==> flow/design.v <==
`timescale 1ns / 1ps
module PEv3(
    clk,
    rst, 
    in_en,
    data_horz,
    data_obli,
    data_vert,
    active,
    A,
    B,
    C,
    D,
    E,
    H,
    horz_out,
    obli_out,
    bypass_en,
    opsum
    );
    parameter iWIDTH = 16;
    parameter oWIDTH = 16;
    localparam M_WIDTH = oWIDTH;
    localparam A_WIDTH = oWIDTH;
    input clk, rst, active, in_en, A, B, C, D, E, H;
    input [iWIDTH-1:0] data_horz, data_obli;
    input [A_WIDTH-1:0] data_vert;
    output logic [A_WIDTH-1:0] opsum;
    output logic [iWIDTH-1:0] horz_out, obli_out;
    output logic bypass_en;
    logic [iWIDTH-1:0] data_a_reg;
    always@(posedge clk) begin
        if (rst == 0) begin
            data_a_reg <= 0;
        end
        else if (A_mux && in_en) begin
            data_a_reg <= data_horz;
        end
        else begin
            data_a_reg <= 0;
        end
    end
    logic [iWIDTH-1:0] data_b_reg;
    always@(posedge clk) begin
        if (rst == 0) begin
            data_b_reg <= 0;
        end
        else if (B_mux && in_en) begin
            data_b_reg <= (H_mux)? data_vert[iWIDTH-1:0]: data_obli;
        end 
        else begin
            data_b_reg <= 0;
        end
    end
    reg [M_WIDTH-1:0] m_reg;
    always@(posedge clk) begin
        if (rst == 0) begin
            m_reg <= 0;
        end
        else begin
            m_reg <= data_a_reg * data_b_reg;
        end
    end
    logic [A_WIDTH-1:0] a_wire;
    always@(m_reg or psum_mux) begin
        a_wire <= m_reg + psum_mux;
    end
    reg [A_WIDTH-1:0] psum_reg;
    always@(posedge clk) begin
        if (rst == 0) begin
            psum_reg <= 0;
        end
        else begin
            psum_reg <= a_wire;
        end
    end
    logic [A_WIDTH-1:0] psum_mux;
    always@(psum_reg or C_mux) begin
        if (C_mux == 1) begin
            psum_mux <= psum_reg;
        end
        else begin
            psum_mux <= 0;
        end
    end
    logic [A_WIDTH-1:0] opsum_mux;
    always@(a_wire or data_vert_mux or D_mux) begin
        if (D_mux == 1) begin
            opsum_mux <= a_wire;
        end
        else begin
            opsum_mux <= data_vert_mux;
        end
    end
    always@(posedge clk) begin
        if (rst == 0) begin
            opsum <= 0;
        end
        else begin
         opsum <= opsum_mux;
        end
    end
    logic [A_WIDTH-1:0] data_vert_mux;
    always@(data_vert or E_mux) begin
        if (E_mux == 1) begin
            data_vert_mux <= data_vert;
        end
        else begin
            data_vert_mux <= 0;
        end
    end
    wire A_mux;
    assign A_mux = (active)? A:0;
    wire B_mux;
    assign B_mux = (active)? B:0;
    wire C_mux;
    assign C_mux = (active)? C:0;
    wire D_mux;
    assign D_mux = (active)? D:0;
    wire E_mux;
    assign E_mux = E;
    wire H_mux;
    assign H_mux = (active)? H:0;
    assign horz_out = data_a_reg;
    assign obli_out = data_b_reg;
    always@(posedge clk) begin
        bypass_en <= in_en;
    end
endmodule
`timescale 1ns / 1ps
module ACv2(
    clk,
    rst,
    ipsum,
    bn_param_in_en,
    bn_param_in,
    config_bits,
    in_en,
    F,
    data_out,
    data_out_en,
    bn_param_out,
    bn_param_out_en
    );
    parameter IN_WIDTH = 32;  
    parameter ACC_WIDTH = 35;  
    parameter BN_SCALE_WIDTH = 16;
    parameter BN_SHIFT_WIDTH = 16;
    localparam BN_PARAM_WIDTH = BN_SCALE_WIDTH + BN_SHIFT_WIDTH;  
    input logic clk, rst, in_en, F, bn_param_in_en;
    input [2:0] config_bits;
    input logic [IN_WIDTH-1:0] ipsum;
    input [BN_PARAM_WIDTH-1:0] bn_param_in;
    output [ACC_WIDTH-1:0] data_out;
    output logic [BN_PARAM_WIDTH-1:0] bn_param_out;
    output logic bn_param_out_en, data_out_en;
    logic [IN_WIDTH-1:0] ipsum_reg;
    always@(posedge clk) begin
        if (~rst) begin
            ipsum_reg <= 0;
        end
        else if (in_en) begin
            ipsum_reg <= ipsum;
        end
        else begin
            ipsum_reg <= 0;
        end
    end
    logic [ACC_WIDTH-1:0] add_node;
    logic [ACC_WIDTH-1:0] psum_reg;
    always@(posedge clk) begin
        if (~rst) begin
            psum_reg <= 0;
        end
        else begin
            psum_reg <= add_node;
        end
    end
    logic in_en_dly;
    always@(posedge clk) begin
        in_en_dly <= in_en;
    end
    logic [ACC_WIDTH-1:0] psum_mux;
    assign psum_mux = (config_bits[2] & in_en_dly)? psum_reg:0;
    assign add_node = ipsum_reg + psum_mux;
    logic [BN_PARAM_WIDTH-1:0] bn_param_reg;
    always@(posedge clk) begin
        if (~rst) begin
            bn_param_reg <= 0;
        end
        else if (bn_param_in_en) begin
            bn_param_reg <= bn_param_in;
        end
    end
    logic [BN_SCALE_WIDTH-1:0] bn_scale;
    assign bn_scale = bn_param_reg[BN_PARAM_WIDTH-1:BN_PARAM_WIDTH-BN_SCALE_WIDTH];
    logic [BN_SHIFT_WIDTH-1:0] bn_shift;
    assign bn_shift = bn_param_reg[BN_SCALE_WIDTH-1:0];
    logic [BN_SCALE_WIDTH+ACC_WIDTH-1:0] bn_scale_node;
    assign bn_scale_node = add_node * bn_scale;
    logic [BN_SCALE_WIDTH+ACC_WIDTH:0] be_shift_node;
    assign be_shift_node = bn_scale_node + bn_shift;
    logic [BN_SCALE_WIDTH+ACC_WIDTH:0] bn_mux;
    assign bn_mux = (config_bits[0])? be_shift_node: add_node;
    logic [BN_SCALE_WIDTH+ACC_WIDTH:0] relu_node;
    assign relu_node = ($signed(bn_mux) > $signed(0))? bn_mux: 0;
    logic [BN_SCALE_WIDTH+ACC_WIDTH:0] relu_mux;
    assign relu_mux = (config_bits[1])? relu_node: bn_mux;
    assign data_out = relu_mux;
    assign data_out_en = F;
    always@(posedge clk) begin
        bn_param_out_en <= bn_param_in_en;
    end
    always@(posedge clk) begin
        bn_param_out <= bn_param_in;
    end
endmodule
`timescale 1ns / 1ps
module SystolicBank_v2(
	clk,
	rst,
	in_en,
	conv_mm,
	isac,
	isrelu,
	isbn,
	active_1,
	active_2,
	active_3,
	data_in_horz_1,
	data_in_horz_2,
	data_in_horz_3,
	data_in_obli_1,
	data_in_obli_2,
	data_in_obli_3,
	data_in_obli_4,
	data_in_obli_5,
	data_in_obli_6,
	bn_param_in,
	bn_param_in_en,
	A_1,
	A_2,
	A_3,
	A_4,
	B_1,
	B_2,
	B_3,
	B_4,
	C_1,
	C_2,
	C_3,
	C_4,
	D_1,
	D_2,
	D_3,
	D_4,
	E_1,
	E_2,
	E_3,
	E_4,
	F_1,
	F_2,
	F_3,
	F_4,
	G_1,
	G_2,
	G_3,
	G_4,
	H_1,
	H_2,
	H_3,
	H_4,
	dout_en_1,
	dout_en_2,
	dout_en_3,
	dout_en_4,
	dout_1,
	dout_2,
	dout_3,
	dout_4
);
	parameter nCols = 4;
	parameter nRows = 3;
	parameter iWidth = 8;
	parameter oWidth = 8;
	localparam MODE_CONV = 0; localparam MODE_MM = 1;
	input clk, rst, in_en, conv_mm, isac, isrelu, isbn;
	input active_1;
	input active_2;
	input active_3;
	input [7:0] data_in_horz_1;
	input [7:0] data_in_horz_2;
	input [7:0] data_in_horz_3;
	input [7:0] data_in_obli_1;
	input [7:0] data_in_obli_2;
	input [7:0] data_in_obli_3;
	input [7:0] data_in_obli_4;
	input [7:0] data_in_obli_5;
	input [7:0] data_in_obli_6;
	input [15:0] bn_param_in;
	input bn_param_in_en;
	input A_1;
	input A_2;
	input A_3;
	input A_4;
	input B_1;
	input B_2;
	input B_3;
	input B_4;
	input C_1;
	input C_2;
	input C_3;
	input C_4;
	input D_1;
	input D_2;
	input D_3;
	input D_4;
	input E_1;
	input E_2;
	input E_3;
	input E_4;
	input F_1;
	input F_2;
	input F_3;
	input F_4;
	input G_1;
	input G_2;
	input G_3;
	input G_4;
	input H_1;
	input H_2;
	input H_3;
	input H_4;
	output [7:0] dout_1;
	output [7:0] dout_2;
	output [7:0] dout_3;
	output [7:0] dout_4;
	output dout_en_1;
	output dout_en_2;
	output dout_en_3;
	output dout_en_4;
	logic bypass_en_1_0;
	logic bypass_en_1_1;
	logic bypass_en_1_2;
	logic bypass_en_1_3;
	logic bypass_en_1_4;
	logic bypass_en_2_0;
	logic bypass_en_2_1;
	logic bypass_en_2_2;
	logic bypass_en_2_3;
	logic bypass_en_2_4;
	logic bypass_en_3_0;
	logic bypass_en_3_1;
	logic bypass_en_3_2;
	logic bypass_en_3_3;
	logic bypass_en_3_4;
	logic [7:0] data_in_vert_1_1;
	logic [7:0] data_in_vert_1_2;
	logic [7:0] data_in_vert_1_3;
	logic [7:0] data_in_vert_1_4;
	logic [7:0] data_in_vert_2_1;
	logic [7:0] data_in_vert_2_2;
	logic [7:0] data_in_vert_2_3;
	logic [7:0] data_in_vert_2_4;
	logic [7:0] data_in_vert_3_1;
	logic [7:0] data_in_vert_3_2;
	logic [7:0] data_in_vert_3_3;
	logic [7:0] data_in_vert_3_4;
	logic [7:0] data_in_vert_4_1;
	logic [7:0] data_in_vert_4_2;
	logic [7:0] data_in_vert_4_3;
	logic [7:0] data_in_vert_4_4;
	logic [7:0] data_in_horz_1_0;
	logic [7:0] data_in_horz_1_1;
	logic [7:0] data_in_horz_1_2;
	logic [7:0] data_in_horz_1_3;
	logic [7:0] data_in_horz_1_4;
	logic [7:0] data_in_horz_2_0;
	logic [7:0] data_in_horz_2_1;
	logic [7:0] data_in_horz_2_2;
	logic [7:0] data_in_horz_2_3;
	logic [7:0] data_in_horz_2_4;
	logic [7:0] data_in_horz_3_0;
	logic [7:0] data_in_horz_3_1;
	logic [7:0] data_in_horz_3_2;
	logic [7:0] data_in_horz_3_3;
	logic [7:0] data_in_horz_3_4;
	logic [7:0] data_in_horz_4_0;
	logic [7:0] data_in_horz_4_1;
	logic [7:0] data_in_horz_4_2;
	logic [7:0] data_in_horz_4_3;
	logic [7:0] data_in_horz_4_4;
	logic [7:0] data_in_obli_1_0;
	logic [7:0] data_in_obli_1_1;
	logic [7:0] data_in_obli_1_2;
	logic [7:0] data_in_obli_1_3;
	logic [7:0] data_in_obli_1_4;
	logic [7:0] data_in_obli_2_0;
	logic [7:0] data_in_obli_2_1;
	logic [7:0] data_in_obli_2_2;
	logic [7:0] data_in_obli_2_3;
	logic [7:0] data_in_obli_2_4;
	logic [7:0] data_in_obli_3_0;
	logic [7:0] data_in_obli_3_1;
	logic [7:0] data_in_obli_3_2;
	logic [7:0] data_in_obli_3_3;
	logic [7:0] data_in_obli_3_4;
	logic [7:0] data_in_obli_4_0;
	logic [7:0] data_in_obli_4_1;
	logic [7:0] data_in_obli_4_2;
	logic [7:0] data_in_obli_4_3;
	logic [7:0] data_in_obli_4_4;
	logic [15:0] bn_param_out_1;
	logic [15:0] bn_param_out_2;
	logic [15:0] bn_param_out_3;
	logic [15:0] bn_param_out_4;
	logic bn_param_out_en_1;
	logic bn_param_out_en_2;
	logic bn_param_out_en_3;
	logic bn_param_out_en_4;
	assign data_in_vert_4_1 = (conv_mm == MODE_CONV)? 0: data_in_obli_3;
	assign data_in_vert_4_2 = (conv_mm == MODE_CONV)? 0: data_in_obli_4;
	assign data_in_vert_4_3 = (conv_mm == MODE_CONV)? 0: data_in_obli_5;
	assign data_in_vert_4_4 = (conv_mm == MODE_CONV)? 0: data_in_obli_6;
	assign bypass_en_1_0 = in_en;
	assign bypass_en_2_0 = in_en;
	assign bypass_en_3_0 = in_en;
	assign data_in_horz_1_0 = data_in_horz_1;
	assign data_in_horz_2_0 = data_in_horz_2;
	assign data_in_horz_3_0 = data_in_horz_3;
	assign data_in_obli_2_0 = (conv_mm == MODE_CONV)? data_in_obli_1: 0;
	assign data_in_obli_3_0 = (conv_mm == MODE_CONV)? data_in_obli_2: 0;
	assign data_in_obli_4_0 = (conv_mm == MODE_CONV)? data_in_obli_3: 0;
	assign data_in_obli_4_1 = (conv_mm == MODE_CONV)? data_in_obli_4: 0;
	assign data_in_obli_4_2 = (conv_mm == MODE_CONV)? data_in_obli_5: 0;
	assign data_in_obli_4_3 = (conv_mm == MODE_CONV)? data_in_obli_6: 0;
	PEv3 # (.iWIDTH(iWidth), .oWIDTH(oWidth)) p_1_1(.clk(clk), .rst(rst), .in_en(bypass_en_1_0), .data_vert(data_in_vert_2_1), .active(active_1), .data_horz(data_in_horz_1_0), .data_obli(data_in_obli_2_0), .A(A_1), .B(B_1), .C(C_1), .D(D_1), .E(E_1), .H(H_1), .horz_out(data_in_horz_1_1), .obli_out(data_in_obli_1_1), .bypass_en(bypass_en_1_1), .opsum(data_in_vert_1_1));
	PEv3 # (.iWIDTH(iWidth), .oWIDTH(oWidth)) p_1_2(.clk(clk), .rst(rst), .in_en(bypass_en_1_1), .data_vert(data_in_vert_2_2), .active(active_1), .data_horz(data_in_horz_1_1), .data_obli(data_in_obli_2_1), .A(A_2), .B(B_2), .C(C_2), .D(D_2), .E(E_2), .H(H_2), .horz_out(data_in_horz_1_2), .obli_out(data_in_obli_1_2), .bypass_en(bypass_en_1_2), .opsum(data_in_vert_1_2));
	PEv3 # (.iWIDTH(iWidth), .oWIDTH(oWidth)) p_1_3(.clk(clk), .rst(rst), .in_en(bypass_en_1_2), .data_vert(data_in_vert_2_3), .active(active_1), .data_horz(data_in_horz_1_2), .data_obli(data_in_obli_2_2), .A(A_3), .B(B_3), .C(C_3), .D(D_3), .E(E_3), .H(H_3), .horz_out(data_in_horz_1_3), .obli_out(data_in_obli_1_3), .bypass_en(bypass_en_1_3), .opsum(data_in_vert_1_3));
	PEv3 # (.iWIDTH(iWidth), .oWIDTH(oWidth)) p_1_4(.clk(clk), .rst(rst), .in_en(bypass_en_1_3), .data_vert(data_in_vert_2_4), .active(active_1), .data_horz(data_in_horz_1_3), .data_obli(data_in_obli_2_3), .A(A_4), .B(B_4), .C(C_4), .D(D_4), .E(E_4), .H(H_4), .horz_out(data_in_horz_1_4), .obli_out(data_in_obli_1_4), .bypass_en(bypass_en_1_4), .opsum(data_in_vert_1_4));
	PEv3 # (.iWIDTH(iWidth), .oWIDTH(oWidth)) p_2_1(.clk(clk), .rst(rst), .in_en(bypass_en_2_0), .data_vert(data_in_vert_3_1), .active(active_2), .data_horz(data_in_horz_2_0), .data_obli(data_in_obli_3_0), .A(A_1), .B(B_1), .C(C_1), .D(D_1), .E(E_1), .H(H_1), .horz_out(data_in_horz_2_1), .obli_out(data_in_obli_2_1), .bypass_en(bypass_en_2_1), .opsum(data_in_vert_2_1));
	PEv3 # (.iWIDTH(iWidth), .oWIDTH(oWidth)) p_2_2(.clk(clk), .rst(rst), .in_en(bypass_en_2_1), .data_vert(data_in_vert_3_2), .active(active_2), .data_horz(data_in_horz_2_1), .data_obli(data_in_obli_3_1), .A(A_2), .B(B_2), .C(C_2), .D(D_2), .E(E_2), .H(H_2), .horz_out(data_in_horz_2_2), .obli_out(data_in_obli_2_2), .bypass_en(bypass_en_2_2), .opsum(data_in_vert_2_2));
	PEv3 # (.iWIDTH(iWidth), .oWIDTH(oWidth)) p_2_3(.clk(clk), .rst(rst), .in_en(bypass_en_2_2), .data_vert(data_in_vert_3_3), .active(active_2), .data_horz(data_in_horz_2_2), .data_obli(data_in_obli_3_2), .A(A_3), .B(B_3), .C(C_3), .D(D_3), .E(E_3), .H(H_3), .horz_out(data_in_horz_2_3), .obli_out(data_in_obli_2_3), .bypass_en(bypass_en_2_3), .opsum(data_in_vert_2_3));
	PEv3 # (.iWIDTH(iWidth), .oWIDTH(oWidth)) p_2_4(.clk(clk), .rst(rst), .in_en(bypass_en_2_3), .data_vert(data_in_vert_3_4), .active(active_2), .data_horz(data_in_horz_2_3), .data_obli(data_in_obli_3_3), .A(A_4), .B(B_4), .C(C_4), .D(D_4), .E(E_4), .H(H_4), .horz_out(data_in_horz_2_4), .obli_out(data_in_obli_2_4), .bypass_en(bypass_en_2_4), .opsum(data_in_vert_2_4));
	PEv3 # (.iWIDTH(iWidth), .oWIDTH(oWidth)) p_3_1(.clk(clk), .rst(rst), .in_en(bypass_en_3_0), .data_vert(data_in_vert_4_1), .active(active_3), .data_horz(data_in_horz_3_0), .data_obli(data_in_obli_4_0), .A(A_1), .B(B_1), .C(C_1), .D(D_1), .E(E_1), .H(H_1), .horz_out(data_in_horz_3_1), .obli_out(data_in_obli_3_1), .bypass_en(bypass_en_3_1), .opsum(data_in_vert_3_1));
	PEv3 # (.iWIDTH(iWidth), .oWIDTH(oWidth)) p_3_2(.clk(clk), .rst(rst), .in_en(bypass_en_3_1), .data_vert(data_in_vert_4_2), .active(active_3), .data_horz(data_in_horz_3_1), .data_obli(data_in_obli_4_1), .A(A_2), .B(B_2), .C(C_2), .D(D_2), .E(E_2), .H(H_2), .horz_out(data_in_horz_3_2), .obli_out(data_in_obli_3_2), .bypass_en(bypass_en_3_2), .opsum(data_in_vert_3_2));
	PEv3 # (.iWIDTH(iWidth), .oWIDTH(oWidth)) p_3_3(.clk(clk), .rst(rst), .in_en(bypass_en_3_2), .data_vert(data_in_vert_4_3), .active(active_3), .data_horz(data_in_horz_3_2), .data_obli(data_in_obli_4_2), .A(A_3), .B(B_3), .C(C_3), .D(D_3), .E(E_3), .H(H_3), .horz_out(data_in_horz_3_3), .obli_out(data_in_obli_3_3), .bypass_en(bypass_en_3_3), .opsum(data_in_vert_3_3));
	PEv3 # (.iWIDTH(iWidth), .oWIDTH(oWidth)) p_3_4(.clk(clk), .rst(rst), .in_en(bypass_en_3_3), .data_vert(data_in_vert_4_4), .active(active_3), .data_horz(data_in_horz_3_3), .data_obli(data_in_obli_4_3), .A(A_4), .B(B_4), .C(C_4), .D(D_4), .E(E_4), .H(H_4), .horz_out(data_in_horz_3_4), .obli_out(data_in_obli_3_4), .bypass_en(bypass_en_3_4), .opsum(data_in_vert_3_4));
	ACv2 # (.IN_WIDTH(oWidth), .ACC_WIDTH(oWidth), .BN_SCALE_WIDTH(oWidth), .BN_SHIFT_WIDTH(oWidth)) ac_1(.clk(clk), .rst(rst), .config_bits({isac, isrelu, isbn}), .in_en(G_1), .ipsum(data_in_vert_1_1), .F(F_1), .bn_param_in_en(bn_param_in_en), .bn_param_in(bn_param_in), .bn_param_out(bn_param_out_1), .bn_param_out_en(bn_param_out_en_1), .data_out_en(dout_en_1), .data_out(dout_1));
	ACv2 # (.IN_WIDTH(oWidth), .ACC_WIDTH(oWidth), .BN_SCALE_WIDTH(oWidth), .BN_SHIFT_WIDTH(oWidth)) ac_2(.clk(clk), .rst(rst), .config_bits({isac, isrelu, isbn}), .in_en(G_2), .ipsum(data_in_vert_1_2), .F(F_2), .bn_param_in_en(bn_param_out_en_1), .bn_param_in(bn_param_out_1), .bn_param_out(bn_param_out_2), .bn_param_out_en(bn_param_out_en_2), .data_out_en(dout_en_2), .data_out(dout_2));
	ACv2 # (.IN_WIDTH(oWidth), .ACC_WIDTH(oWidth), .BN_SCALE_WIDTH(oWidth), .BN_SHIFT_WIDTH(oWidth)) ac_3(.clk(clk), .rst(rst), .config_bits({isac, isrelu, isbn}), .in_en(G_3), .ipsum(data_in_vert_1_3), .F(F_3), .bn_param_in_en(bn_param_out_en_2), .bn_param_in(bn_param_out_2), .bn_param_out(bn_param_out_3), .bn_param_out_en(bn_param_out_en_3), .data_out_en(dout_en_3), .data_out(dout_3));
	ACv2 # (.IN_WIDTH(oWidth), .ACC_WIDTH(oWidth), .BN_SCALE_WIDTH(oWidth), .BN_SHIFT_WIDTH(oWidth)) ac_4(.clk(clk), .rst(rst), .config_bits({isac, isrelu, isbn}), .in_en(G_4), .ipsum(data_in_vert_1_4), .F(F_4), .bn_param_in_en(bn_param_out_en_3), .bn_param_in(bn_param_out_3), .bn_param_out(bn_param_out_4), .bn_param_out_en(bn_param_out_en_4), .data_out_en(dout_en_4), .data_out(dout_4));
endmodule
`timescale 1ns / 1ps
module DFSMv2(
    clk,
    rst,
    start,
    config_bits,
    in_en,
    start_out,
    in_en_bypass,
    A, B, C, D, E, F, G, H
    );
    parameter MAX_nPERIOD = 8;
    parameter MAX_nLMAC = 3*512*8;
    parameter MAX_nSHFT = 192;
    localparam CONF_REG_LEN = $clog2(MAX_nPERIOD) + $clog2(MAX_nLMAC) + $clog2(MAX_nSHFT);
    localparam MAC_CNT_WIDTH = (MAX_nLMAC > MAX_nSHFT)? MAX_nLMAC:MAX_nSHFT;
    input clk, rst, start, in_en;
    input [CONF_REG_LEN:0] config_bits;
    output logic start_out, in_en_bypass, A, B, C, D, E, F, G, H;
    localparam S0 = 0; localparam S1 = 1; localparam S2 = 2; localparam S0p = 3;
    localparam mdCONV = 0; localparam mdMM = 1;
    logic mode;
    assign mode = config_bits[CONF_REG_LEN];
    logic [$clog2(MAX_nPERIOD)-1:0] config_nPeriod;
    assign config_nPeriod = config_bits[CONF_REG_LEN-1:CONF_REG_LEN-$clog2(MAX_nPERIOD)];
    logic [$clog2(MAX_nLMAC)-1:0] config_nLMAC;
    assign config_nLMAC = config_bits[CONF_REG_LEN-$clog2(MAX_nPERIOD)-1:CONF_REG_LEN-$clog2(MAX_nPERIOD)-$clog2(MAX_nLMAC)];
    logic [$clog2(MAX_nSHFT)-1:0] config_nSHFT;
    assign config_nSHFT = config_bits[CONF_REG_LEN-$clog2(MAX_nPERIOD)-$clog2(MAX_nLMAC)-1:0];
    reg [1:0] state;
    always@(posedge clk) begin
        if (rst == 0) begin
            state <= S0;
        end
        else begin
            case (state)
                S0: begin
                        if (start) begin
                            state <= S0p;
                        end
                    end
                S0p: begin
                        if (in_en) begin
                            state <= S1;
                        end
                     end
                S1: begin
                        if (!(mac_count < config_nLMAC-1)) begin
                            state <= S2;
                        end 
                        else begin
                            if (~in_en) begin
                                state <= S0p;
                            end
                        end
                    end
                S2: begin
                        if (!(mac_count < config_nSHFT-1)) begin
                            if (period_count < config_nPeriod-1) begin
                                state <= (in_en)? S1:S0p;
                            end
                            else begin
                                state <= S0;
                            end
                        end
                    end
            endcase
        end
    end
    reg [$clog2(MAC_CNT_WIDTH)-1:0] mac_count;
    always@(posedge clk) begin
        if (~rst) begin
            mac_count <= 0;
        end
        else begin
            if (state == S1) begin
                if (mac_count < config_nLMAC-1) begin
                    mac_count <= mac_count + 1;
                end
                else begin
                    mac_count <= 0;
                end
            end
            else if (state == S2) begin
                if (mac_count < config_nSHFT-1) begin
                    mac_count <= mac_count + 1;
                end
                else begin
                    mac_count <= 0;
                end
            end
            else if (state == S0p) begin
                mac_count <= mac_count;
            end
            else begin
                mac_count <= 0;
            end
        end
    end
    reg [$clog2(MAX_nPERIOD)-1:0] period_count;
    always@(posedge clk) begin
        if (rst == 0) begin
            period_count <= 0;
        end
        else if (state == S0) begin
            period_count <= 0;
        end
        else if (state == S2 && (!(mac_count == MAX_nSHFT-1))) begin
            if (period_count < config_nPeriod-1) begin
                period_count <= period_count + 1;
            end
            else begin
                period_count <= 0;
            end
        end
    end
    always@(state) begin
        if (state == S1) begin
            A = 1;
        end
        else begin
            A = 0;
        end
    end
    always@(state) begin
        if (state == S1 || state == S0p) begin
            B = 1;
        end
        else begin
            B = 0;
        end
    end
    always@(posedge clk) begin
        if (state == S1 || state == S0p) begin
            C <= 1;
        end
        else begin
            C <= 0;
        end
    end
    always@(posedge clk) begin
        if (state == S1) begin
            D <= 1;
        end
        else begin
            D <= 0;
        end
    end
    always@(posedge clk) begin
        if (state == S2) begin
            E <= 1;
        end
        else begin
            E <= 0;
        end
    end
    reg [MAX_nSHFT-1:0] F_dly;
    always@(posedge clk) begin
        if (rst == 0) begin
            F_dly <= 0;
        end
        else if (state == S2 && mac_count == 0) begin
            F_dly <= {F_dly[MAX_nSHFT-2:0], 1'b1};
        end
        else begin
            F_dly <= {F_dly[MAX_nSHFT-2:0], 1'b0};
        end
    end
    always@(posedge clk) begin
        if (rst == 0) begin
            F <= 0;
        end
        else begin
            F <= F_dly[config_nSHFT-1];
        end
    end
    always@(posedge clk) begin
        G <= (state == S2)? 1:0;
    end
    always@(posedge clk) begin
        H <= (mode == mdMM && state == S1)? 1: 0;
    end
    always@(posedge clk) begin
        in_en_bypass <= in_en;
    end
    always@(posedge clk) begin
        start_out <= start;
    end
endmodule
`timescale 1ns / 1ps
module DFSMv3(
    clk,
    rst,
    start,
    config_bits,
    all_data_rdy,
    in_en,
    start_out,
    in_en_bypass,
    data_preread,
    A, B, C, D, E, F, G, H
    );
    parameter MAX_nPERIOD = 8;
    parameter MAX_nLMAC = 3*512*8;
    parameter MAX_nSHFT = 192;
    localparam CONF_REG_LEN = $clog2(MAX_nPERIOD) + $clog2(MAX_nLMAC) + $clog2(MAX_nSHFT);
    localparam MAC_CNT_WIDTH = (MAX_nLMAC > MAX_nSHFT)? MAX_nLMAC:MAX_nSHFT;
    input clk, rst, start, all_data_rdy, in_en;
    input [CONF_REG_LEN:0] config_bits;
    output logic start_out, in_en_bypass, data_preread, A, B, C, D, E, F, G, H;
    localparam S0 = 0; localparam S1 = 1; localparam S2 = 2; localparam S0p = 3;
    localparam mdCONV = 0; localparam mdMM = 1;
    logic mode;
    assign mode = config_bits[CONF_REG_LEN];
    logic [$clog2(MAX_nPERIOD)-1:0] config_nPeriod;
    assign config_nPeriod = config_bits[CONF_REG_LEN-1:CONF_REG_LEN-$clog2(MAX_nPERIOD)];
    logic [$clog2(MAX_nLMAC)-1:0] config_nLMAC;
    assign config_nLMAC = config_bits[CONF_REG_LEN-$clog2(MAX_nPERIOD)-1:CONF_REG_LEN-$clog2(MAX_nPERIOD)-$clog2(MAX_nLMAC)];
    logic [$clog2(MAX_nSHFT)-1:0] config_nSHFT;
    assign config_nSHFT = config_bits[CONF_REG_LEN-$clog2(MAX_nPERIOD)-$clog2(MAX_nLMAC)-1:0];
    reg [1:0] state;
    always@(posedge clk) begin
        if (rst == 0) begin
            state <= S0;
        end
        else begin
            case (state)
                S0: begin
                        if (start) begin
                            state <= S0p;
                        end
                    end
                S0p: begin
                        if (all_data_rdy) begin
                            state <= S1;
                        end
                     end
                S1: begin
                        if (!(mac_count < config_nLMAC-1)) begin
                            state <= S2;
                        end 
                        else begin
                            if (~all_data_rdy) begin
                                state <= S0p;
                            end
                        end
                    end
                S2: begin
                        if (!(mac_count < config_nSHFT-1)) begin
                            if (period_count < config_nPeriod-1) begin
                                state <= (all_data_rdy)? S1:S0p;
                            end
                            else begin
                                state <= S0;
                            end
                        end
                    end
            endcase
        end
    end
    reg [$clog2(MAC_CNT_WIDTH)-1:0] mac_count;
    always@(posedge clk) begin
        if (~rst) begin
            mac_count <= 0;
        end
        else begin
            if (state == S1) begin
                if (mac_count < config_nLMAC-1) begin
                    mac_count <= mac_count + 1;
                end
                else begin
                    mac_count <= 0;
                end
            end
            else if (state == S2) begin
                if (mac_count < config_nSHFT-1) begin
                    mac_count <= mac_count + 1;
                end
                else begin
                    mac_count <= 0;
                end
            end
            else if (state == S0p) begin
                mac_count <= mac_count;
            end
            else begin
                mac_count <= 0;
            end
        end
    end
    reg [$clog2(MAX_nPERIOD)-1:0] period_count;
    always@(posedge clk) begin
        if (rst == 0) begin
            period_count <= 0;
        end
        else if (state == S0) begin
            period_count <= 0;
        end
        else if (state == S2 && (!(mac_count == MAX_nSHFT-1))) begin
            if (period_count < config_nPeriod-1) begin
                period_count <= period_count + 1;
            end
            else begin
                period_count <= 0;
            end
        end
    end
    logic A_dly;
    always@(posedge clk) begin
        if (state == S1) begin
            A_dly <= 1;
        end
        else begin
            A_dly <= 0;
        end
    end
    always@(posedge clk) begin
        A <= A_dly;
    end
    logic B_dly;
    always@(posedge clk) begin
        if (state == S1 || state == S0p) begin
            B_dly <= 1;
        end
        else begin
            B_dly <= 0;
        end
    end
    always@(posedge clk) begin
        B <= B_dly;
    end
    logic [1:0] C_dly;
    always@(posedge clk) begin
        if (state == S1 || state == S0p) begin
            C_dly <= {C_dly[0], 1'b1};
        end
        else begin
            C_dly <= {C_dly[0], 1'b0};
        end
    end
    always@(posedge clk) begin
        C <= C_dly[1];
    end
    logic [2:0] D_dly;
    always@(posedge clk) begin
        if (state == S1) begin
            D_dly <= {D_dly[1:0], 1'b1};
        end
        else begin
            D_dly <= {D_dly[1:0], 1'b0};
        end
    end
    always@(posedge clk) begin
        D <= D_dly[2];
    end
    logic [1:0] E_dly;
    always@(posedge clk) begin
        E_dly <= (state == S2)? {E_dly[0], 1'b1} : {E_dly[0], 1'b0}; 
    end
    always@(posedge clk) begin
        E <= E_dly[1];
    end
    reg [MAX_nSHFT+1:0] F_dly;
    always@(posedge clk) begin
        if (rst == 0) begin
            F_dly <= 0;
        end
        else if (state == S2 && mac_count == 0) begin
            F_dly <= {F_dly[MAX_nSHFT:0], 1'b1};
        end
        else begin
            F_dly <= {F_dly[MAX_nSHFT:0], 1'b0};
        end
    end
    always@(posedge clk) begin
        if (rst == 0) begin
            F <= 0;
        end
        else begin
            F <= F_dly[config_nSHFT+1];
        end
    end
    logic [1:0] G_dly;
    always@(posedge clk) begin
        G_dly <= (state == S2)? {G_dly[0], 1'b1}:{G_dly[0], 1'b0};
    end
    always@(posedge clk) begin
        G <= G_dly[1];
    end
    logic [1:0] H_dly;
    always@(posedge clk) begin
        H_dly <= (mode == mdMM && state == S1)? {H_dly[0], 1'b1}: {H_dly[0], 1'b0};
    end
    always@(posedge clk) begin
        H <= H_dly[1];
    end
    always@(posedge clk) begin
        in_en_bypass <= in_en;
    end
    always@(posedge clk) begin
        start_out <= start;
    end
    assign data_preread = (state == S1)? 1: 0;
endmodule
module SystolicCore(
	input clk,
	input rst,
	input start,
	input mode_conv_mm,
	input isac,
	input isrelu,
	input isbn,
	input [22:0] dfsm_config,
	input all_data_rdy,
	input pe_config_1_1,
	input pe_config_1_2,
	input pe_config_1_3,
	input pe_config_2_1,
	input pe_config_2_2,
	input pe_config_2_3,
	input [7:0] data_horz_1_1,
	input [7:0] data_horz_1_2,
	input [7:0] data_horz_1_3,
	input [7:0] data_horz_2_1,
	input [7:0] data_horz_2_2,
	input [7:0] data_horz_2_3,
	input [7:0] data_obli_1,
	input [7:0] data_obli_2,
	input [7:0] data_obli_3,
	input [7:0] data_obli_4,
	input [7:0] data_obli_5,
	input [7:0] data_obli_6,
	input [15:0] data_bn_1,
	input [15:0] data_bn_2,
	input data_bn_en,
	output data_preread,
	output [7:0] dout_1_1,
	output [7:0] dout_1_2,
	output [7:0] dout_1_3,
	output [7:0] dout_1_4,
	output [7:0] dout_2_1,
	output [7:0] dout_2_2,
	output [7:0] dout_2_3,
	output [7:0] dout_2_4,
	output dout_en_1_1,
	output dout_en_1_2,
	output dout_en_1_3,
	output dout_en_1_4,
	output dout_en_2_1,
	output dout_en_2_2,
	output dout_en_2_3,
	output dout_en_2_4
);
	parameter nCols = 4;
	parameter nRows = 3;
	parameter iWidth = 8;
	parameter oWidth = 8;
	parameter DFSM_MAX_nPERIOD = 512;
	parameter DFSM_MAX_nLMAC = 3072;
	parameter DFSM_MAX_nSHFT = 3;
	logic A_1, A_2, A_3, A_4;
	logic B_1, B_2, B_3, B_4;
	logic C_1, C_2, C_3, C_4;
	logic D_1, D_2, D_3, D_4;
	logic E_1, E_2, E_3, E_4;
	logic F_1, F_2, F_3, F_4;
	logic G_1, G_2, G_3, G_4;
	logic H_1, H_2, H_3, H_4;
	logic dfsm_data_en_1, dfsm_data_en_2, dfsm_data_en_3, dfsm_data_en_4;
	logic start_bypass_1, start_bypass_2, start_bypass_3, start_bypass_4;
	logic array_data_en;
	always@(posedge clk) begin
		if (~rst) begin
			array_data_en <= 0;
		end
		else begin
			array_data_en <= data_preread;
		end
	end
	SystolicBank_v2 # (.iWidth(iWidth), .oWidth(oWidth), .nRows(nRows), .nCols(nCols)) bank_1(.clk(clk), .rst(rst), .in_en(array_data_en), .conv_mm(mode_conv_mm), .isac(isac), .isrelu(isrelu), .isbn(isbn), .bn_param_in_en(data_bn_en), .bn_param_in(data_bn_1), .active_1(pe_config_1_1), .active_2(pe_config_1_2), .active_3(pe_config_1_3), .data_in_horz_1(data_horz_1_1), .data_in_horz_2(data_horz_1_2), .data_in_horz_3(data_horz_1_3), .data_in_obli_1(data_obli_1), .data_in_obli_2(data_obli_2), .data_in_obli_3(data_obli_3), .data_in_obli_4(data_obli_4), .data_in_obli_5(data_obli_5), .data_in_obli_6(data_obli_6), .A_1(A_1), .A_2(A_2), .A_3(A_3), .A_4(A_4), .B_1(B_1), .B_2(B_2), .B_3(B_3), .B_4(B_4), .C_1(C_1), .C_2(C_2), .C_3(C_3), .C_4(C_4), .D_1(D_1), .D_2(D_2), .D_3(D_3), .D_4(D_4), .E_1(E_1), .E_2(E_2), .E_3(E_3), .E_4(E_4), .F_1(F_1), .F_2(F_2), .F_3(F_3), .F_4(F_4), .G_1(G_1), .G_2(G_2), .G_3(G_3), .G_4(G_4), .H_1(H_1), .H_2(H_2), .H_3(H_3), .H_4(H_4), .dout_en_1(dout_en_1_1), .dout_en_2(dout_en_1_2), .dout_en_3(dout_en_1_3), .dout_en_4(dout_en_1_4), .dout_1(dout_1_1), .dout_2(dout_1_2), .dout_3(dout_1_3), .dout_4(dout_1_4));
	SystolicBank_v2 # (.iWidth(iWidth), .oWidth(oWidth), .nRows(nRows), .nCols(nCols)) bank_2(.clk(clk), .rst(rst), .in_en(array_data_en), .conv_mm(mode_conv_mm), .isac(isac), .isrelu(isrelu), .isbn(isbn), .bn_param_in_en(data_bn_en), .bn_param_in(data_bn_2), .active_1(pe_config_2_1), .active_2(pe_config_2_2), .active_3(pe_config_2_3), .data_in_horz_1(data_horz_2_1), .data_in_horz_2(data_horz_2_2), .data_in_horz_3(data_horz_2_3), .data_in_obli_1(data_obli_1), .data_in_obli_2(data_obli_2), .data_in_obli_3(data_obli_3), .data_in_obli_4(data_obli_4), .data_in_obli_5(data_obli_5), .data_in_obli_6(data_obli_6), .A_1(A_1), .A_2(A_2), .A_3(A_3), .A_4(A_4), .B_1(B_1), .B_2(B_2), .B_3(B_3), .B_4(B_4), .C_1(C_1), .C_2(C_2), .C_3(C_3), .C_4(C_4), .D_1(D_1), .D_2(D_2), .D_3(D_3), .D_4(D_4), .E_1(E_1), .E_2(E_2), .E_3(E_3), .E_4(E_4), .F_1(F_1), .F_2(F_2), .F_3(F_3), .F_4(F_4), .G_1(G_1), .G_2(G_2), .G_3(G_3), .G_4(G_4), .H_1(H_1), .H_2(H_2), .H_3(H_3), .H_4(H_4), .dout_en_1(dout_en_2_1), .dout_en_2(dout_en_2_2), .dout_en_3(dout_en_2_3), .dout_en_4(dout_en_2_4), .dout_1(dout_2_1), .dout_2(dout_2_2), .dout_3(dout_2_3), .dout_4(dout_2_4));
	DFSMv3 # (.MAX_nPERIOD(DFSM_MAX_nPERIOD), .MAX_nLMAC(DFSM_MAX_nLMAC), .MAX_nSHFT(DFSM_MAX_nSHFT)) fsm_1(.clk(clk), .rst(rst), .config_bits({mode_conv_mm, dfsm_config}), .all_data_rdy(all_data_rdy), .in_en(array_data_en), .start(start), .data_preread(data_preread), .in_en_bypass(dfsm_data_en_1), .start_out(start_bypass_1), .A(A_1), .B(B_1), .C(C_1), .D(D_1), .E(E_1), .F(F_1), .G(G_1), .H(H_1));
	DFSMv2 # (.MAX_nPERIOD(DFSM_MAX_nPERIOD), .MAX_nLMAC(DFSM_MAX_nLMAC), .MAX_nSHFT(DFSM_MAX_nSHFT)) fsm_2(.clk(clk), .rst(rst), .config_bits({mode_conv_mm, dfsm_config}), .in_en(dfsm_data_en_1), .start(start_bypass_1), .in_en_bypass(dfsm_data_en_2), .start_out(start_bypass_2), .A(A_2), .B(B_2), .C(C_2), .D(D_2), .E(E_2), .F(F_2), .G(G_2), .H(H_2));
	DFSMv2 # (.MAX_nPERIOD(DFSM_MAX_nPERIOD), .MAX_nLMAC(DFSM_MAX_nLMAC), .MAX_nSHFT(DFSM_MAX_nSHFT)) fsm_3(.clk(clk), .rst(rst), .config_bits({mode_conv_mm, dfsm_config}), .in_en(dfsm_data_en_2), .start(start_bypass_2), .in_en_bypass(dfsm_data_en_3), .start_out(start_bypass_3), .A(A_3), .B(B_3), .C(C_3), .D(D_3), .E(E_3), .F(F_3), .G(G_3), .H(H_3));
	DFSMv2 # (.MAX_nPERIOD(DFSM_MAX_nPERIOD), .MAX_nLMAC(DFSM_MAX_nLMAC), .MAX_nSHFT(DFSM_MAX_nSHFT)) fsm_4(.clk(clk), .rst(rst), .config_bits({mode_conv_mm, dfsm_config}), .in_en(dfsm_data_en_3), .start(start_bypass_3), .in_en_bypass(dfsm_data_en_4), .start_out(start_bypass_4), .A(A_4), .B(B_4), .C(C_4), .D(D_4), .E(E_4), .F(F_4), .G(G_4), .H(H_4));
endmodule
Step by step through the tools: SystolicCore
What the tools print for SystolicCore, step after step.
Line numbers count from 1 in the design file above.
Operators: Yosys type, input widths -> output width; for muxes data width and select width s.
{"block": "setup", "design": "SystolicCore", "clock": "clk", "cell_library": "sky130hd", "corner": "tt_025C_1v80"}

Elaborated design
Counts by Yosys on the flattened word-level netlist (proc, flatten, opt, wreduce; memories kept). Register bits leave out memories and registers merged into their read ports (data or address). Print and check cells are left out.
{"block": "op_classes", "n_cmp": 20, "bitwise": 5, "mul": 32, "eq_ne": 36, "shift": 4, "n_addsub": 52, "muxes": 337, "reduce_and_logical": 140}
{"block": "ops", "operator": "$mul 8x8->8", "n": 24}
{"block": "ops", "operator": "$mul 8x8->16", "n": 8}
{"block": "ops", "operator": "$mux 8", "n": 126}
{"block": "ops", "operator": "$lt 12x32->1", "n": 8}
{"block": "ops", "operator": "$add 8x8->8", "n": 32}
{"block": "ops", "operator": "$mux 12", "n": 20}
{"block": "ops", "operator": "$mux 1", "n": 147}
{"block": "ops", "operator": "$add 16x8->17", "n": 8}
{"block": "ops", "operator": "$gt 17x1->1 const B", "n": 8}
{"block": "ops", "operator": "$mux 17", "n": 8}
{"block": "ops", "operator": "$lt 9x32->1", "n": 4}
{"block": "ops", "operator": "$reduce_and 2->1", "n": 52}
{"block": "ops", "operator": "$logic_and 1x1->1", "n": 60}
{"block": "ops", "operator": "$mux 2", "n": 28}
{"block": "ops", "operator": "$add 12x1->12 const B", "n": 4}
{"block": "ops", "operator": "$eq 12x2->1 const B", "n": 4}
{"block": "ops", "operator": "$logic_not 12->1", "n": 4}
{"block": "ops", "operator": "$add 9x1->9 const B", "n": 4}
{"block": "ops", "operator": "$mux 9", "n": 4}
{"block": "ops", "operator": "$pmux 2 s4", "n": 4}
{"block": "ops", "operator": "$ne 2x2->1 const B", "n": 12}
{"block": "ops", "operator": "$reduce_and 5->1", "n": 4}
{"block": "ops", "operator": "$eq 2x2->1 const B", "n": 8}
{"block": "ops", "operator": "$reduce_bool 4->1", "n": 4}
{"block": "ops", "operator": "$sub 12x1->13 const B", "n": 1}
{"block": "ops", "operator": "$ne 3x1->1 const B", "n": 4}
{"block": "ops", "operator": "$ne 3x3->1 const B", "n": 4}
{"block": "ops", "operator": "$sub 9x1->10 const B", "n": 1}
Other operator kinds: 11; their cells: 31.
{"block": "word_totals", "output_inout_bits": 73, "reg_bits": 1471, "elab_cells": 839, "input_bits": 166}

Logic depth
Longest topological path by Yosys (ltp), each cell counted once; first at word level (registers and memories cut), then after technology mapping (sequential cells cut; the memories' decode and read muxes count).
{"block": "logic_depth", "word_depth": 9, "ABC_AREA": 0, "mapped_depth": 28, "ltp_nobuf": 26}

Netlist
Source: synth_stat.txt of the flow (Yosys; design flattened, memories mapped). It holds for the ABC_AREA given above (unset counts as 0); a run with the other value may have another netlist.
The area totals of this step are shown rounded.
{"block": "mapped", "ff_cells": 1469, "stdcells": 10668, "sequential_area_um2": 29400, "mapped_area_um2": 96900, "buffers": 324}
{"block": "types", "cell_type": "sky130_fd_sc_hd__dfxtp_1", "n": 1469, "type_area_um2": 2.94E+04}
{"block": "types", "cell_type": "sky130_fd_sc_hd__fa_1", "n": 672, "type_area_um2": 1.35E+04}
{"block": "types", "cell_type": "sky130_fd_sc_hd__ha_1", "n": 1067, "type_area_um2": 1.34E+04}
{"block": "types", "cell_type": "sky130_fd_sc_hd__and2_1", "n": 1337, "type_area_um2": 8.36E+03}
{"block": "types", "cell_type": "sky130_fd_sc_hd__inv_1", "n": 1209, "type_area_um2": 4.54E+03}
{"block": "types", "cell_type": "sky130_fd_sc_hd__xnor2_1", "n": 475, "type_area_um2": 4160.24}
{"block": "types", "cell_type": "sky130_fd_sc_hd__nand2_1", "n": 964, "type_area_um2": 3618.47}
{"block": "types", "cell_type": "sky130_fd_sc_hd__nor2_1", "n": 769, "type_area_um2": 2.89E+03}
{"block": "types", "cell_type": "sky130_fd_sc_hd__a21oi_1", "n": 470, "type_area_um2": 2.35E+03}
{"block": "types", "cell_type": "sky130_fd_sc_hd__xor2_1", "n": 244, "type_area_um2": 2137.05}
{"block": "types", "cell_type": "sky130_fd_sc_hd__and3_1", "n": 296, "type_area_um2": 1.85E+03}
{"block": "types", "cell_type": "sky130_fd_sc_hd__mux2i_1", "n": 176, "type_area_um2": 1761.69}
{"block": "types", "cell_type": "sky130_fd_sc_hd__nand3_1", "n": 321, "type_area_um2": 1.61E+03}
{"block": "types", "cell_type": "sky130_fd_sc_hd__a21o_1", "n": 165, "type_area_um2": 1.24E+03}
{"block": "types", "cell_type": "sky130_fd_sc_hd__clkbuf_1", "n": 277, "type_area_um2": 1.04E+03}
{"block": "types", "cell_type": "sky130_fd_sc_hd__o21bai_1", "n": 60, "type_area_um2": 450.432}
{"block": "types", "cell_type": "sky130_fd_sc_hd__o21ai_0", "n": 88, "type_area_um2": 440.422}
{"block": "types", "cell_type": "sky130_fd_sc_hd__nor2b_1", "n": 63, "type_area_um2": 394.128}
Other cell types: 64; their cells: 546.
By module: a second synthesis without flattening, with its own total; a netlist apart from the flattened one above.
{"block": "hier_totals", "cells_unflattened": 11098, "hier_area_um2": 102000}
Rows give one instance, submodules left out.
{"block": "by_module", "module": "PEv3", "area_um2": 2430, "n_cells": 270, "seq_area_um2": 821, "n_inst": 24}
{"block": "by_module", "module": "ACv2", "area_um2": 4000, "n_cells": 409, "seq_area_um2": 1000, "n_inst": 8}
{"block": "by_module", "module": "DFSMv2", "area_um2": 2490, "n_cells": 288, "seq_area_um2": 701, "n_inst": 3}
{"block": "by_module", "module": "DFSMv3", "area_um2": 2760, "n_cells": 304, "seq_area_um2": 921, "n_inst": 1}
{"block": "by_module", "module": "SystolicBank_v2", "area_um2": 543, "n_cells": 88, "seq_area_um2": 0.0, "n_inst": 2}
{"block": "by_module", "module": "SystolicCore", "area_um2": 26.3, "n_cells": 2, "seq_area_um2": 20.0, "n_inst": 1}

Path before layout
Source: OpenSTA report_checks on the synthesized netlist (no wires, ideal clock, input and output delay 20% of the period each), path of least setup slack; recovery checks are left aside. Register names are those of the netlist, which keeps one name where synthesis merged equal registers.
{"block": "synth_path", "path_kind": "in2out", "startpoint": "input isac", "endpoint": "output dout_1_3[0]", "output_delay_ns": 2.400, "required_ns": 9.600, "tclk_ns": 12.0, "t_first_pin_ns": 2.400, "t_arrival_ns": 8.680, "stages": 27, "delay_ns": 6.280, "input_delay_ns": 2.400, "path_slack_ns": 0.920, "n_path_buf": 4, "period_less_setup_slack_ns": 11.08}
"delay_ns" is the arrival time less input delay plus setup time.
A path that ends at an output port has no setup time.
"stages" counts driving pins, that of a launching flip-flop among them; a cell with two outputs on the path counts twice.
"period_less_setup_slack_ns" = period - worst setup slack (recovery checks aside). The figure is calculated, with input and output delays left at 20% of the set period.
The rows between start and end are the longest chain of elaborated cells between them; the timing report does not say that the signal goes this way. Where chains are equally long, one stands for them.
A line is the first line of the expression or statement that the cell stems from. Yosys adds cells for indexed reads and writes and turns some case tables into memories.
{"block": "synth_via", "cell_sequence": "sky130_fd_sc_hd__clkbuf_1 -> sky130_fd_sc_hd__clkbuf_1 -> sky130_fd_sc_hd__clkbuf_1 -> sky130_fd_sc_hd__and3_1 -> sky130_fd_sc_hd__ha_1 -> sky130_fd_sc_hd__fa_1 -> sky130_fd_sc_hd__a211oi_1 -> sky130_fd_sc_hd__o21bai_1 -> sky130_fd_sc_hd__a21oi_1 -> sky130_fd_sc_hd__xnor2_1 -> sky130_fd_sc_hd__clkbuf_1 -> sky130_fd_sc_hd__and2_1 -> sky130_fd_sc_hd__fa_1 -> sky130_fd_sc_hd__fa_1 -> sky130_fd_sc_hd__inv_1 -> sky130_fd_sc_hd__fa_1 -> sky130_fd_sc_hd__fa_1 -> sky130_fd_sc_hd__inv_1 -> sky130_fd_sc_hd__ha_1 -> sky130_fd_sc_hd__o21ai_0 -> sky130_fd_sc_hd__o21ai_0 -> sky130_fd_sc_hd__a21oi_1 -> sky130_fd_sc_hd__mux2_2 -> sky130_fd_sc_hd__nor4_1 -> sky130_fd_sc_hd__a41o_1 -> sky130_fd_sc_hd__a31o_2 -> sky130_fd_sc_hd__nor2_1", "elab_chain_len": 9, "cells_between": 9, "cone_lines": 7, "cone_classes": "2 x add/sub; 1 x mul; 1 x compare; 4 x mux; 1 x logic"}
{"block": "synth_rtl", "item": "start: declaration", "line_no": 863, "rtl": "input isac,"}
{"block": "synth_rtl", "item": "$and 1x1->1", "line_no": 184, "rtl": "assign psum_mux = (config_bits[2] & in_en_dly)? psum_reg:0;"}
{"block": "synth_rtl", "item": "$mux 8", "line_no": 184}
{"block": "synth_rtl", "item": "$add 8x8->8", "line_no": 185, "rtl": "assign add_node = ipsum_reg + psum_mux;"}
{"block": "synth_rtl", "item": "$mul 8x8->16", "line_no": 200, "rtl": "assign bn_scale_node = add_node * bn_scale;"}
{"block": "synth_rtl", "item": "$add 16x8->17", "line_no": 202, "rtl": "assign be_shift_node = bn_scale_node + bn_shift;"}
{"block": "synth_rtl", "item": "$mux 17", "line_no": 204, "rtl": "assign bn_mux = (config_bits[0])? be_shift_node: add_node;"}
{"block": "synth_rtl", "item": "$gt 17x1->1", "line_no": 206, "rtl": "assign relu_node = ($signed(bn_mux) > $signed(0))? bn_mux: 0;"}
{"block": "synth_rtl", "item": "$mux 8", "line_no": 206}
{"block": "synth_rtl", "item": "$mux 8", "line_no": 208, "rtl": "assign relu_mux = (config_bits[1])? relu_node: bn_mux;"}
{"block": "synth_rtl", "item": "end: declaration", "line_no": 892, "rtl": "output [7:0] dout_1_3,"}

Path in the finished layout
From the final timing report of stored run 1: the path of least setup slack in the routed layout; clock arrival at registers is part of the times.
{"block": "layout_path", "path_kind": "in2out", "startpoint": "input isac", "endpoint": "output dout_2_3[1]", "n_path_buf": 3, "path_slack_ns": 1.04, "input_delay_ns": 2.36, "tclk_ns": 11.8, "t_first_pin_ns": 2.36, "t_arrival_ns": 8.40, "stages": 27, "output_delay_ns": 2.36, "required_ns": 9.44}
The rows between start and end are the longest chain of elaborated cells between them; the timing report does not say that the signal goes this way. Where chains are equally long, one stands for them.
{"block": "layout_via", "cell_sequence": "sky130_fd_sc_hd__buf_12 -> sky130_fd_sc_hd__and3_4 -> sky130_fd_sc_hd__ha_4 -> sky130_fd_sc_hd__inv_2 -> sky130_fd_sc_hd__fa_2 -> sky130_fd_sc_hd__nor2b_2 -> sky130_fd_sc_hd__o31a_1 -> sky130_fd_sc_hd__mux2i_2 -> sky130_fd_sc_hd__nand2_2 -> sky130_fd_sc_hd__and2_4 -> sky130_fd_sc_hd__fa_1 -> sky130_fd_sc_hd__fa_2 -> sky130_fd_sc_hd__fa_1 -> sky130_fd_sc_hd__inv_1 -> sky130_fd_sc_hd__fa_1 -> sky130_fd_sc_hd__inv_2 -> sky130_fd_sc_hd__ha_4 -> sky130_fd_sc_hd__and3_4 -> sky130_fd_sc_hd__a211o_1 -> sky130_fd_sc_hd__o41ai_4 -> sky130_fd_sc_hd__xor2_1 -> sky130_fd_sc_hd__nand2_1 -> sky130_fd_sc_hd__o41ai_2 -> sky130_fd_sc_hd__a21o_2 -> sky130_fd_sc_hd__buf_6 -> sky130_fd_sc_hd__nor2_4 -> sky130_fd_sc_hd__buf_6", "elab_chain_len": 9, "cells_between": 9, "cone_lines": 7, "cone_classes": "2 x add/sub; 1 x mul; 1 x compare; 4 x mux; 1 x logic"}
{"block": "layout_rtl", "item": "start: declaration", "line_no": 863, "rtl": "input isac,"}
{"block": "layout_rtl", "item": "$and 1x1->1", "line_no": 184, "rtl": "assign psum_mux = (config_bits[2] & in_en_dly)? psum_reg:0;"}
{"block": "layout_rtl", "item": "$mux 8", "line_no": 184}
{"block": "layout_rtl", "item": "$add 8x8->8", "line_no": 185, "rtl": "assign add_node = ipsum_reg + psum_mux;"}
{"block": "layout_rtl", "item": "$mul 8x8->16", "line_no": 200, "rtl": "assign bn_scale_node = add_node * bn_scale;"}
{"block": "layout_rtl", "item": "$add 16x8->17", "line_no": 202, "rtl": "assign be_shift_node = bn_scale_node + bn_shift;"}
{"block": "layout_rtl", "item": "$mux 17", "line_no": 204, "rtl": "assign bn_mux = (config_bits[0])? be_shift_node: add_node;"}
{"block": "layout_rtl", "item": "$gt 17x1->1", "line_no": 206, "rtl": "assign relu_node = ($signed(bn_mux) > $signed(0))? bn_mux: 0;"}
{"block": "layout_rtl", "item": "$mux 8", "line_no": 206}
{"block": "layout_rtl", "item": "$mux 8", "line_no": 208, "rtl": "assign relu_mux = (config_bits[1])? relu_node: bn_mux;"}
{"block": "layout_rtl", "item": "end: declaration", "line_no": 896, "rtl": "output [7:0] dout_2_3,"}

Record of 2 stored runs of the RTL-to-layout flow on SystolicCore, platform sky130hd. The runs are unordered. Constraints: input delay and output delay 20% of the set period each, output load 0.01 pF.
"achieved_period_ns": clock period set for the run, less the worst setup slack. It is reckoned from that one timing run; input and output delays stay at 20% of the period that was set.
By "timing.worst_path_ns" is meant the share of the clock period that the worst setup path is allowed (20% is reserved at inputs, 20% at outputs), minus its slack. Clock arrival times at its registers enter into it.
"design_power_w": no workload was simulated; the value follows from the tool's default switching activity.
Values from the reports are rounded here.

Stored run 1
==> flow/run.sh <==
#!/bin/bash
# the make line also repeats the synthesis and layout settings of config.mk as NAME=value (left out here)
make -C /OpenROAD-flow-scripts/flow DESIGN_CONFIG=/design/flow/config.mk WORK_HOME=/design/flow/orfs CLKGATE_MAP_FILE= finish
==> flow/config.mk <==
export PLATFORM = sky130hd
export DESIGN_NAME = SystolicCore
export DESIGN_NICKNAME = SystolicCore
export VERILOG_FILES = /design/flow/design.v
export SDC_FILE = /design/flow/constraint.sdc
export NUM_CORES = 4
export LEC_CHECK = 0
export CAP_MARGIN = 20
export CORE_MARGIN = 2
export CORE_UTILIZATION = 45
export PLACE_DENSITY = 0.6
export SETUP_SLACK_MARGIN = 3.41
export SLEW_MARGIN = 20
==> flow/constraint.sdc <==
create_clock -name core_clock -period 11.8 [get_ports {clk}]
set_input_delay 2.3600 -clock core_clock [delete_from_list [all_inputs] [get_ports {clk}]]
set_output_delay 2.3600 -clock core_clock [all_outputs]
set_load 0.01 [all_outputs]

==> results of stored run 1, as JSON <==
{
  "post_synth_area_um2": 96900,
  "dieArea_um2": 219000,
  "final_stdcell_area_um2": 112000,
  "finalUtil_pct": 52.1,
  "ws_setup_ns": 1.04,
  "setup_tns_ns": 0.000,
  "timing.hold.ws_ns": 0.330,
  "design_power_w": 0.0111,
  "achieved_period_ns": 10.756,
  "timing.worst_path_ns": 6.04,
  "path_kind": "in2out"
}

Stored run 2
==> flow/run.sh <==
#!/bin/bash
# the make line also repeats the synthesis and layout settings of config.mk as NAME=value (left out here)
make -C /OpenROAD-flow-scripts/flow DESIGN_CONFIG=/design/flow/config.mk WORK_HOME=/design/flow/orfs CLKGATE_MAP_FILE= finish
==> flow/config.mk <==
export PLATFORM = sky130hd
export DESIGN_NAME = SystolicCore
export DESIGN_NICKNAME = SystolicCore
export VERILOG_FILES = /design/flow/design.v
export SDC_FILE = /design/flow/constraint.sdc
export NUM_CORES = 4
export LEC_CHECK = 0
export CAP_MARGIN = 20
export CORE_ASPECT_RATIO = 1.05
export CORE_MARGIN = 8
export CORE_UTILIZATION = 63
export CTS_CLUSTER_DIAMETER = 354
export CTS_CLUSTER_SIZE = 45
export GPL_ROUTABILITY_DRIVEN = 0
export GPL_TIMING_DRIVEN = 1
export SLEW_MARGIN = 20
export TNS_END_PERCENT = 50
==> flow/constraint.sdc <==
create_clock -name core_clock -period 9.06 [get_ports {clk}]
set_input_delay 1.8120 -clock core_clock [delete_from_list [all_inputs] [get_ports {clk}]]
set_output_delay 1.8120 -clock core_clock [all_outputs]
set_load 0.01 [all_outputs]

==> results of stored run 2, as JSON <==
{
  "post_synth_area_um2": 96900,
  "dieArea_um2": 167000,
  "final_stdcell_area_um2": 107000,
  "finalUtil_pct": 69.8,
  "ws_setup_ns": -0.584,
  "setup_tns_ns": -23.0,
  "timing.hold.ws_ns": 0.342,
  "design_power_w": 0.00997,
  "achieved_period_ns": 9.644,
  "timing.worst_path_ns": 6.02,
  "path_kind": "in2out"
}
